==> flow/design.v <==
module finalproject(clk, rst, rows, LEDs, columns, signalout, ss1, ss2, ss3, ss4, ss5, ss6);
input [3:0] rows;  
input clk;  
input rst;  
output [9:0] LEDs;  
output [3:0] columns;  
output signalout;  
output [6:0] ss1, ss2, ss3, ss4, ss5, ss6;  
wire [31:0] countlow, counthigh;  
keypadwithtones kwt(.rows(rows), .clk(clk), .rst(rst), .LEDs(LEDs), .columns(columns), .countlow(countlow), .counthigh(counthigh));
rotatingdisplay rd(.clk(clk), .rst(rst), .ss1(ss1), .ss2(ss2), .ss3(ss3), .ss4(ss4), .ss5(ss5), .ss6(ss6));
toneprocessor tp(.clk(clk), .rst(rst), .countlow(countlow), .counthigh(counthigh), .signalout(signalout));
endmodule
module keypadwithtones(rows, clk, rst, LEDs, columns, countlow, counthigh);
input [3:0] rows; 
input clk;
input rst;
output [9:0] LEDs;
reg [9:0] LEDs;
output [3:0] columns;
reg [3:0] columns;
reg[2:0] progress, colprogress;   
reg [3:0] val1, val2;  
reg [15:0] button1, button2;  
reg [31:0] counter;  
output [31:0] countlow, counthigh;
reg [31:0] countlow, counthigh;
always @(posedge clk) begin  
if (rst) begin
LEDs = 10'b00_0000_0000;   
progress = 3'b000;  
colprogress = 3'b000;  
counter = 0;  
columns = 4'b1110;  
val1 = 4'b0000;
val2 = 4'b0000;
button1 = 16'h0000;
button2 = 16'h0000;
countlow = 1136;  
counthigh = 2272;
end else begin
case(progress) 
3'b000: begin  
case(columns)  
4'b1110: begin 
val1 = ~rows;  
button1 = val1;
columns = 4'b1101;  
end
4'b1101: begin
val1 = ~rows;  
button1 = button1 << 4;  
button1 = button1 + val1;  
columns = 4'b1011;  
end
4'b1011: begin 
val1 = ~rows;  
button1 = button1 << 4;  
button1 = button1 + val1;  
columns = 4'b0111;  
end
4'b0111: begin
val1 = ~rows;  
button1 = button1 << 4;  
button1 = button1 + val1;  
columns = 4'b1110;  
progress = 3'b001;  
end
endcase
end
3'b001: begin   
counter = counter + 1'b1;
if (counter >= 500) begin   
case(columns)  
4'b1110: begin
val2 = ~rows;
button2 = val2;
columns = 4'b1101;
end
4'b1101: begin
val2 = ~rows;
button2 = button2 << 4;
button2 = button2 + val2;
columns = 4'b1011;
end
4'b1011: begin
val2 = ~rows;
button2 = button2 << 4;
button2 = button2 + val2;
columns = 4'b0111;
end
4'b0111: begin
val2 = ~rows;
button2 = button2 << 4;
button2 = button2 + val2;
columns = 4'b1110;
counter = 0;
progress = 3'b010;
end
endcase
end
end
3'b010: begin   
if ((button1 == button2) && (button1 != 16'h0000)) begin  
case(button1)  
	16'h80: begin  
	countlow = 1136;
   counthigh = 2272;
	end
	16'h1: begin  
	LEDs = LEDs + 1'b1;
	countlow = 47755;
	counthigh = 95510;
	end
	16'h10: begin  
	LEDs = LEDs + 2'b10;
		countlow = 42565;
		counthigh = 85131;
	end
	16'h100: begin  
	LEDs = LEDs + 2'b11;
		countlow = 37921;
		counthigh = 75842;
	end
	16'h2: begin  
	LEDs = LEDs + 3'b100;
	countlow = 35803;
   counthigh = 71606;
	end
	16'h20: begin  
	LEDs = LEDs + 3'b101;
		countlow = 31888;
		counthigh = 63776;
	end
	16'h200: begin  
	LEDs = LEDs + 3'b110;
		countlow = 28409;
		counthigh = 56818;
	end
	16'h4: begin  
	LEDs = LEDs + 3'b111;
		countlow = 25390;
		counthigh = 50619;
	end
	16'h40: begin  
	LEDs = LEDs + 4'b1000;
		countlow = 23889;
		counthigh = 47778;
	end
	16'h400: begin  
	LEDs = LEDs + 4'b1001;
		countlow = 21282;
		counthigh = 42564;
	end
	16'h1000: begin  
	LEDs = LEDs + 4'b1010;
		countlow = 18960;
		counthigh = 37921;
	end
	16'h2000: begin  
	LEDs = LEDs + 4'b1011;
		countlow = 17896;
		counthigh = 35793;
	end
	16'h4000: begin  
	LEDs = LEDs + 4'b1100;
		countlow = 15943;
		counthigh = 31887;
	end
	16'h8000: begin  
	LEDs = LEDs + 4'b1101;
		countlow = 14204;
		counthigh = 28409;
	end
	16'h8: begin  
	LEDs = LEDs + 4'b1110;
		countlow = 12651;
		counthigh = 25303;
	end
	16'h800: begin  
	LEDs = LEDs + 4'b1111;
		countlow = 11944;
		counthigh = 23889;
	end
	endcase
progress = 3'b011;  
end else progress = 3'b000;  
end
3'b011: begin
counter = counter + 1'b1;
if (counter >= 5000) begin  
case(columns)  
4'b1110: begin
val2 = ~rows;
button2 = val2;
columns = 4'b1101;
end
4'b1101: begin
val2 = ~rows;
button2 = button2 << 4;
button2 = button2 + val2;
columns = 4'b1011;
end
4'b1011: begin
val2 = ~rows;
button2 = button2 << 4;
button2 = button2 + val2;
columns = 4'b0111;
end
4'b0111: begin
val2 = ~rows;
button2 = button2 << 4;
button2 = button2 + val2;
columns = 4'b1110;
counter = 0;
progress = 3'b100;
end
endcase
end
end
3'b100: begin
if (button2 == 16'h0000) begin  
progress = 3'b000;  
countlow = 1136;  
counthigh = 2272;
end else progress = 3'b011;  
end
endcase 
end
end
endmodule 
module toneprocessor(clk, rst, countlow, counthigh, signalout);
output signalout;
reg signalout;
input clk;
input rst;
input [31:0] countlow, counthigh;
reg [31:0] onesecond, mycounter;
reg [3:0] progress;
always@(posedge clk) begin
if (rst) begin
signalout=0;  
onesecond = 100000000;  
mycounter = 0;  
progress = 4'b0000;  
end else begin
case(progress)
default: begin              
			end
4'b0000: begin
	mycounter = mycounter + 1'b1;  
	if (mycounter < countlow) begin  
	signalout = 0;  
	end
	else begin
	progress = 4'b0001;  
	end
end
4'b0001: begin
	mycounter = mycounter + 1'b1;  
	if ((mycounter >= countlow) && (mycounter < counthigh)) begin 
	signalout = 1;  
	end
	else begin
	progress = 4'b0010;  
	end
end
4'b0010: begin
	mycounter = mycounter + 1'b1;  
	if (mycounter >= counthigh) begin  
	signalout = 0;  
	mycounter = 0;  
	end
	else begin
	progress = 4'b0000;  
	end
end
endcase
end
end
endmodule 
module rotatingdisplay(clk, rst, ss1, ss2, ss3, ss4, ss5, ss6);
input clk;  
input rst;
output reg [6:0] ss1, ss2, ss3, ss4, ss5, ss6;  
reg [31:0] counter;  
reg [6:0] g,e,r1,r2,i,f1,o,x,f2,a,l1,l2,two1,zero1,two2,zero2,start;  
always @(posedge clk) begin  
if (rst) begin
counter = 0;
start = 7'b0000000;
ss1 = 7'hFF;
ss2 = 7'hFF;
ss3 = 7'hFF;
ss4 = 7'hFF;
ss5 = 7'hFF;
ss6 = 7'hFF;
g = 7'b0010000;
e = 7'b0000110;
r1 = 7'b1001110;
r2 = 7'b1001110;
i = 7'b1111001;
f1 = 7'b0001110;
o = 7'b1000000;
x = 7'b0001001;
f2 = 7'b0001110;
a = 7'b0001000;
l1 = 7'b1000111;
l2 = 7'b1000111;
two1 = 7'b0100100;
zero1 = 7'b1000000;
two2 = 7'b0100100;
zero2 = 7'b1000000;
end else begin
counter = counter + 1'b1;
if (counter >= 50000) begin  
counter = 0;  
ss6 = ss5;
ss5 = ss4;
ss4 = ss3;
ss3 = ss2;
ss2 = ss1;
ss1 = g;  
start = g;
g = e;
e = r1;
r1 = r2;
r2 = i;
i = f1;
f1 = o;
o = x;
x = f2;
f2 = a;
a = l1;
l1 = l2;
l2 = two1;
two1 = zero1;
zero1 = two2;
two2 = zero2;
zero2 = start;
end
end
end
endmodule
* Reports on finalproject *
Tool output for the design above, in the order of the flow.
Lines are those of the file above, counted from 1.
The mark -- stands for no value.

set-up
  top module = finalproject
  clock = clk
  standard-cell library = sky130hd
  timing corner = tt_025C_1v80

* Word level *
Source: Yosys, flattened and elaborated, memories not mapped. Widths are those after wreduce. Registers that Yosys merges into a memory's read port (data or address) are not register bits. Print and check cells do not count.

operators by class
  $add $sub $neg = 20
  $lt $le $gt $ge = 7
  equality and inequality tests = 41
  multiplexer cells = 40
  bitwise operators = 1
  reduce/logical cells = 25

operators by type and width
  kind                                                          count
  parallel mux 32 bit (select 16 bit)                           2
  parallel mux 32 bit (select 2 bit)                            4
  two-way mux 32 bit                                            8
  parallel mux 10 bit (select 15 bit)                           1
  adder 32 x 1 -> 32 bit with constant B                        3
  parallel mux 16 bit (select 2 bit)                            3
  adder 10 x 4 -> 10 bit with constant B                        8
  greater-or-equal comparator 32 bit                            2
  < comparator 32 bit                                           2
  adder 10 x 3 -> 10 bit with constant B                        4
  adder 16 x 4 -> 16 bit                                        2
  greater-or-equal comparator 32 x 13 -> 1 bit with constant B  1
  greater-or-equal comparator 32 x 16 -> 1 bit with constant B  1
  greater-or-equal comparator 32 x 9 -> 1 bit with constant B   1
  two-way mux 16 bit                                            2
  parallel mux 4 bit (select 3 bit)                             2
  adder 10 x 2 -> 10 bit with constant B                        2
  inequality test 2 x 1 -> 1 bit with constant B                10
  two-way mux 4 bit                                             5
  inequality test 17 x 1 -> 1 bit with constant B               1
  == test 16 x 1 -> 1 bit with constant B                       1
  == test 16 x 10 -> 1 bit with constant B                      1
  == test 16 x 11 -> 1 bit with constant B                      1
  == test 16 x 12 -> 1 bit with constant B                      1
  == test 16 x 13 -> 1 bit with constant B                      1
  == test 16 x 14 -> 1 bit with constant B                      1
  == test 16 x 15 -> 1 bit with constant B                      1
  == test 16 bit                                                1

Not listed: further kinds 40, cells in them 62.

word-level totals
  register bits after elaboration = 368
  input bits = 6
  output and inout port bits = 57
  cells after elaboration = 168

* Logic depth *
Yosys ltp: most cells in a row. Word level: on the elaborated netlist, between registers, memories and ports. Mapped: between sequential cells and ports; inverters and the memories' decode and read muxes count.

depth
  word-level depth = 5
  ABC_AREA = 1
  gate-level depth with buffers = 20
  depth with buffers taken out = 20

* Mapped cells and area *
The flow's flattened synthesis, as Yosys stat reports it; memories are mapped. The netlist is that of the ABC_AREA named above (0 if unset); the other value can give another one.
Totals and module areas in this step are rounded.

cells by type
  cell type                  count  area in all (um^2)
  sky130_fd_sc_hd__dfxtp_1   328    6.57E+03
  sky130_fd_sc_hd__nand2_1   762    2.86E+03
  sky130_fd_sc_hd__nor2_1    366    1.37E+03
  sky130_fd_sc_hd__nand3_1   244    1.22E+03
  sky130_fd_sc_hd__inv_1     272    1.02E+03
  sky130_fd_sc_hd__nand4_1   137    857.072
  sky130_fd_sc_hd__a21oi_1   118    590.566
  sky130_fd_sc_hd__ha_1      45     563.04
  sky130_fd_sc_hd__xor2_1    44     385.37
  sky130_fd_sc_hd__buf_2     56     280.269
  sky130_fd_sc_hd__xnor2_1   30     262.752
  sky130_fd_sc_hd__nand3_2   23     230.221
  sky130_fd_sc_hd__nor2_4    15     168.912
  sky130_fd_sc_hd__nor3_1    32     160.154
  sky130_fd_sc_hd__o21ai_0   32     160.154
  sky130_fd_sc_hd__clkbuf_1  42     157.651
  sky130_fd_sc_hd__nor2_2    22     137.632
  sky130_fd_sc_hd__nor4_1    17     106.352

Other cell types: 36; their cells: 159.

synthesis totals
  cell count = 2,744
  chip area (Yosys) = 18,330 um^2
  sequential area = 6,566 um^2
  flip-flops = 328
  buffers = 123

* Path before layout *
Path of least setup slack by OpenSTA after synthesis, without wires, with an ideal clock, recovery checks aside; 20% of the period is set as input and as output delay. Where synthesis merged equal registers, the netlist keeps one of their names.

timing after synthesis
  path kind = in2reg
  from = input rst
  to = register kwt.countlow[10]
  clock period = 10,000 ps
  external input delay = 2,000 ps
  setup time = 138 ps
  time at the first pin = 2,000 ps
  data arrival time = 3,020 ps
  required time = 9,862 ps
  path slack = 6,842 ps
  path delay = 1,158 ps
  driving pins on the path = 5
  path buffers = 3
  synthesis period reached = 3,158 ps

"path delay" = arrival - input delay + setup time.
"driving pins on the path" counts driving pins, that of a launching flip-flop among them; a cell with two outputs on the path counts twice.
"synthesis period reached" = period - worst setup slack (recovery checks aside). The figure is calculated, with input and output delays left at 20% of the set period.
A register here has more assigning lines than the two given.

on the way, after synthesis
  cell sequence = sky130_fd_sc_hd__inv_1 > sky130_fd_sc_hd__clkbuf_1 > sky130_fd_sc_hd__clkbuf_1 > sky130_fd_sc_hd__clkbuf_1 > sky130_fd_sc_hd__o211ai_1
  cells in the longest elaborated chain = 0
  elaborated cells on any way between the ends = 0
  source lines of those cells = 0

RTL lines, path after synthesis
  what                RTL line  source
  start: declaration  4         input rst;
  end: assignment     39        countlow = 1136;
  end: assignment     107       countlow = 1136;
  end: declaration    26        output [31:0] countlow, counthigh;

* Timing after layout *
Path of least setup slack in the final report of record 1 (OpenROAD, finished layout, wires in). Where an end is a register, its clock arrival counts in the times.
The path's times are printed in steps of 10 ps; the period is the one set.

timing after layout
  path kind = reg2reg
  from = register tp.mycounter[0]
  to = register tp.mycounter[11]
  clock period = 3,090 ps
  setup time = 130 ps
  time at the first pin = 550 ps
  data arrival time = 3,450 ps
  required time = 3,500 ps
  path slack = 50 ps
  driving pins on the path = 18
  path buffers = 3

The rows between start and end are the longest chain of elaborated cells between them; the timing report does not say that the signal goes this way. Where chains are equally long, one stands for them.
Each line given opens the expression or statement behind the cell; cells for indexed reads and writes are added by Yosys, which also makes memories of some case tables.
A register here has more assigning lines than the two given.

on the way, after layout
  cell sequence = sky130_fd_sc_hd__dfxtp_4 > sky130_fd_sc_hd__ha_4 > sky130_fd_sc_hd__nand2_2 > sky130_fd_sc_hd__nor2_4 > sky130_fd_sc_hd__buf_12 > sky130_fd_sc_hd__nand3_2 > sky130_fd_sc_hd__xnor2_1 > sky130_fd_sc_hd__buf_4 > sky130_fd_sc_hd__ha_4 > sky130_fd_sc_hd__nand2_4 > sky130_fd_sc_hd__nor4_2 > sky130_fd_sc_hd__buf_4 > sky130_fd_sc_hd__and3_2 > sky130_fd_sc_hd__nand3_2 > sky130_fd_sc_hd__nand2_8 > sky130_fd_sc_hd__nand2_8 > sky130_fd_sc_hd__nand3_4 > sky130_fd_sc_hd__a21oi_2
  cells in the longest elaborated chain = 4
  elaborated cells on any way between the ends = 4
  classes of those cells = add/sub: 1; compare: 1; mux: 2

RTL lines, path after layout
  what                                RTL line  source
  start: declaration                  238       reg [31:0] onesecond, mycounter;
  start: assignment                   251       mycounter = mycounter + 1'b1;
  start: assignment                   260       mycounter = mycounter + 1'b1;
  adder 32 x 1 -> 32 bit              269       mycounter = mycounter + 1'b1;
  greater-or-equal comparator 32 bit  270       if (mycounter >= counthigh) begin
  two-way mux 32 bit                  270
  parallel mux 32 bit (select 2 bit)  247       case(progress)
  end: assignment                     251
  end: assignment                     260
  end: declaration                    238

Lab notebook: finalproject

Module finalproject, platform sky130hd: 4 stored runs of the flow (Yosys, OpenROAD) with differing settings, in no particular order. Input and output delays are each 20% of the period that was set; the output load is 0.01 pF.
"period achieved": clock period set for the run, less the worst setup slack. It is reckoned from that one timing run; input and output delays stay at 20% of the period that was set.
By "time of the worst setup path" is meant the share of the clock period that the worst setup path is allowed (20% is reserved at inputs, 20% at outputs), minus its slack. Clock arrival times at its registers enter into it.
"power consumption" is the tool's figure for a default switching activity; nothing was simulated.
"time of the worst setup path" is known to 10 ps.
The results are shown rounded.
A setting shown as -- is not set for that run.

item                                    record 1  record 2  record 3  record 4
ABC_AREA                                1         --        --        --
CAP_MARGIN                              15        20        20        20
CELL_PAD_IN_SITES_DETAIL_PLACEMENT      1         --        0         2
CELL_PAD_IN_SITES_GLOBAL_PLACEMENT      1         --        --        1
CORE_ASPECT_RATIO                       1.92      --        --        --
CORE_MARGIN                             8         2         2         5
CORE_UTILIZATION                        40        51        37        18
CTS_CLUSTER_DIAMETER                    293       --        --        349
CTS_CLUSTER_SIZE                        20        --        41        36
GPL_ROUTABILITY_DRIVEN                  1         --        0         0
HOLD_SLACK_MARGIN                       0.08      --        --        0.25
PLACE_DENSITY                           0.49      --        --        --
period_ns                               3.09      4.49      5.19      5.93
SLEW_MARGIN                             20        20        20        20
GPL_TIMING_DRIVEN                       --        --        1         0
PLACE_DENSITY_LB_ADDON                  --        --        0.08      0.03
MAX_ROUTING_LAYER                       --        --        --        met4
MIN_ROUTING_LAYER                       --        --        --        met2
die area (um^2)                         53,300    34,100    46,710    98,670
synthesis area (um^2)                   18,330    16,650    16,650    16,650
time of the worst setup path (ps)       3,040     4,010     4,050     5,190
class of the worst setup path           reg2reg   reg2reg   reg2reg   reg2reg
standard-cell area after layout (um^2)  21,240    18,890    19,120    19,270
final setup TNS (ps)                    0         0         0         0
lowest setup slack (ps)                 54        479       1,141     741
power consumption (µW)                  9,331     7,436     6,548     4,580
utilization after layout                0.469     0.584     0.431     0.21
period achieved (ps)                    3,036     4,011     4,049     5,189
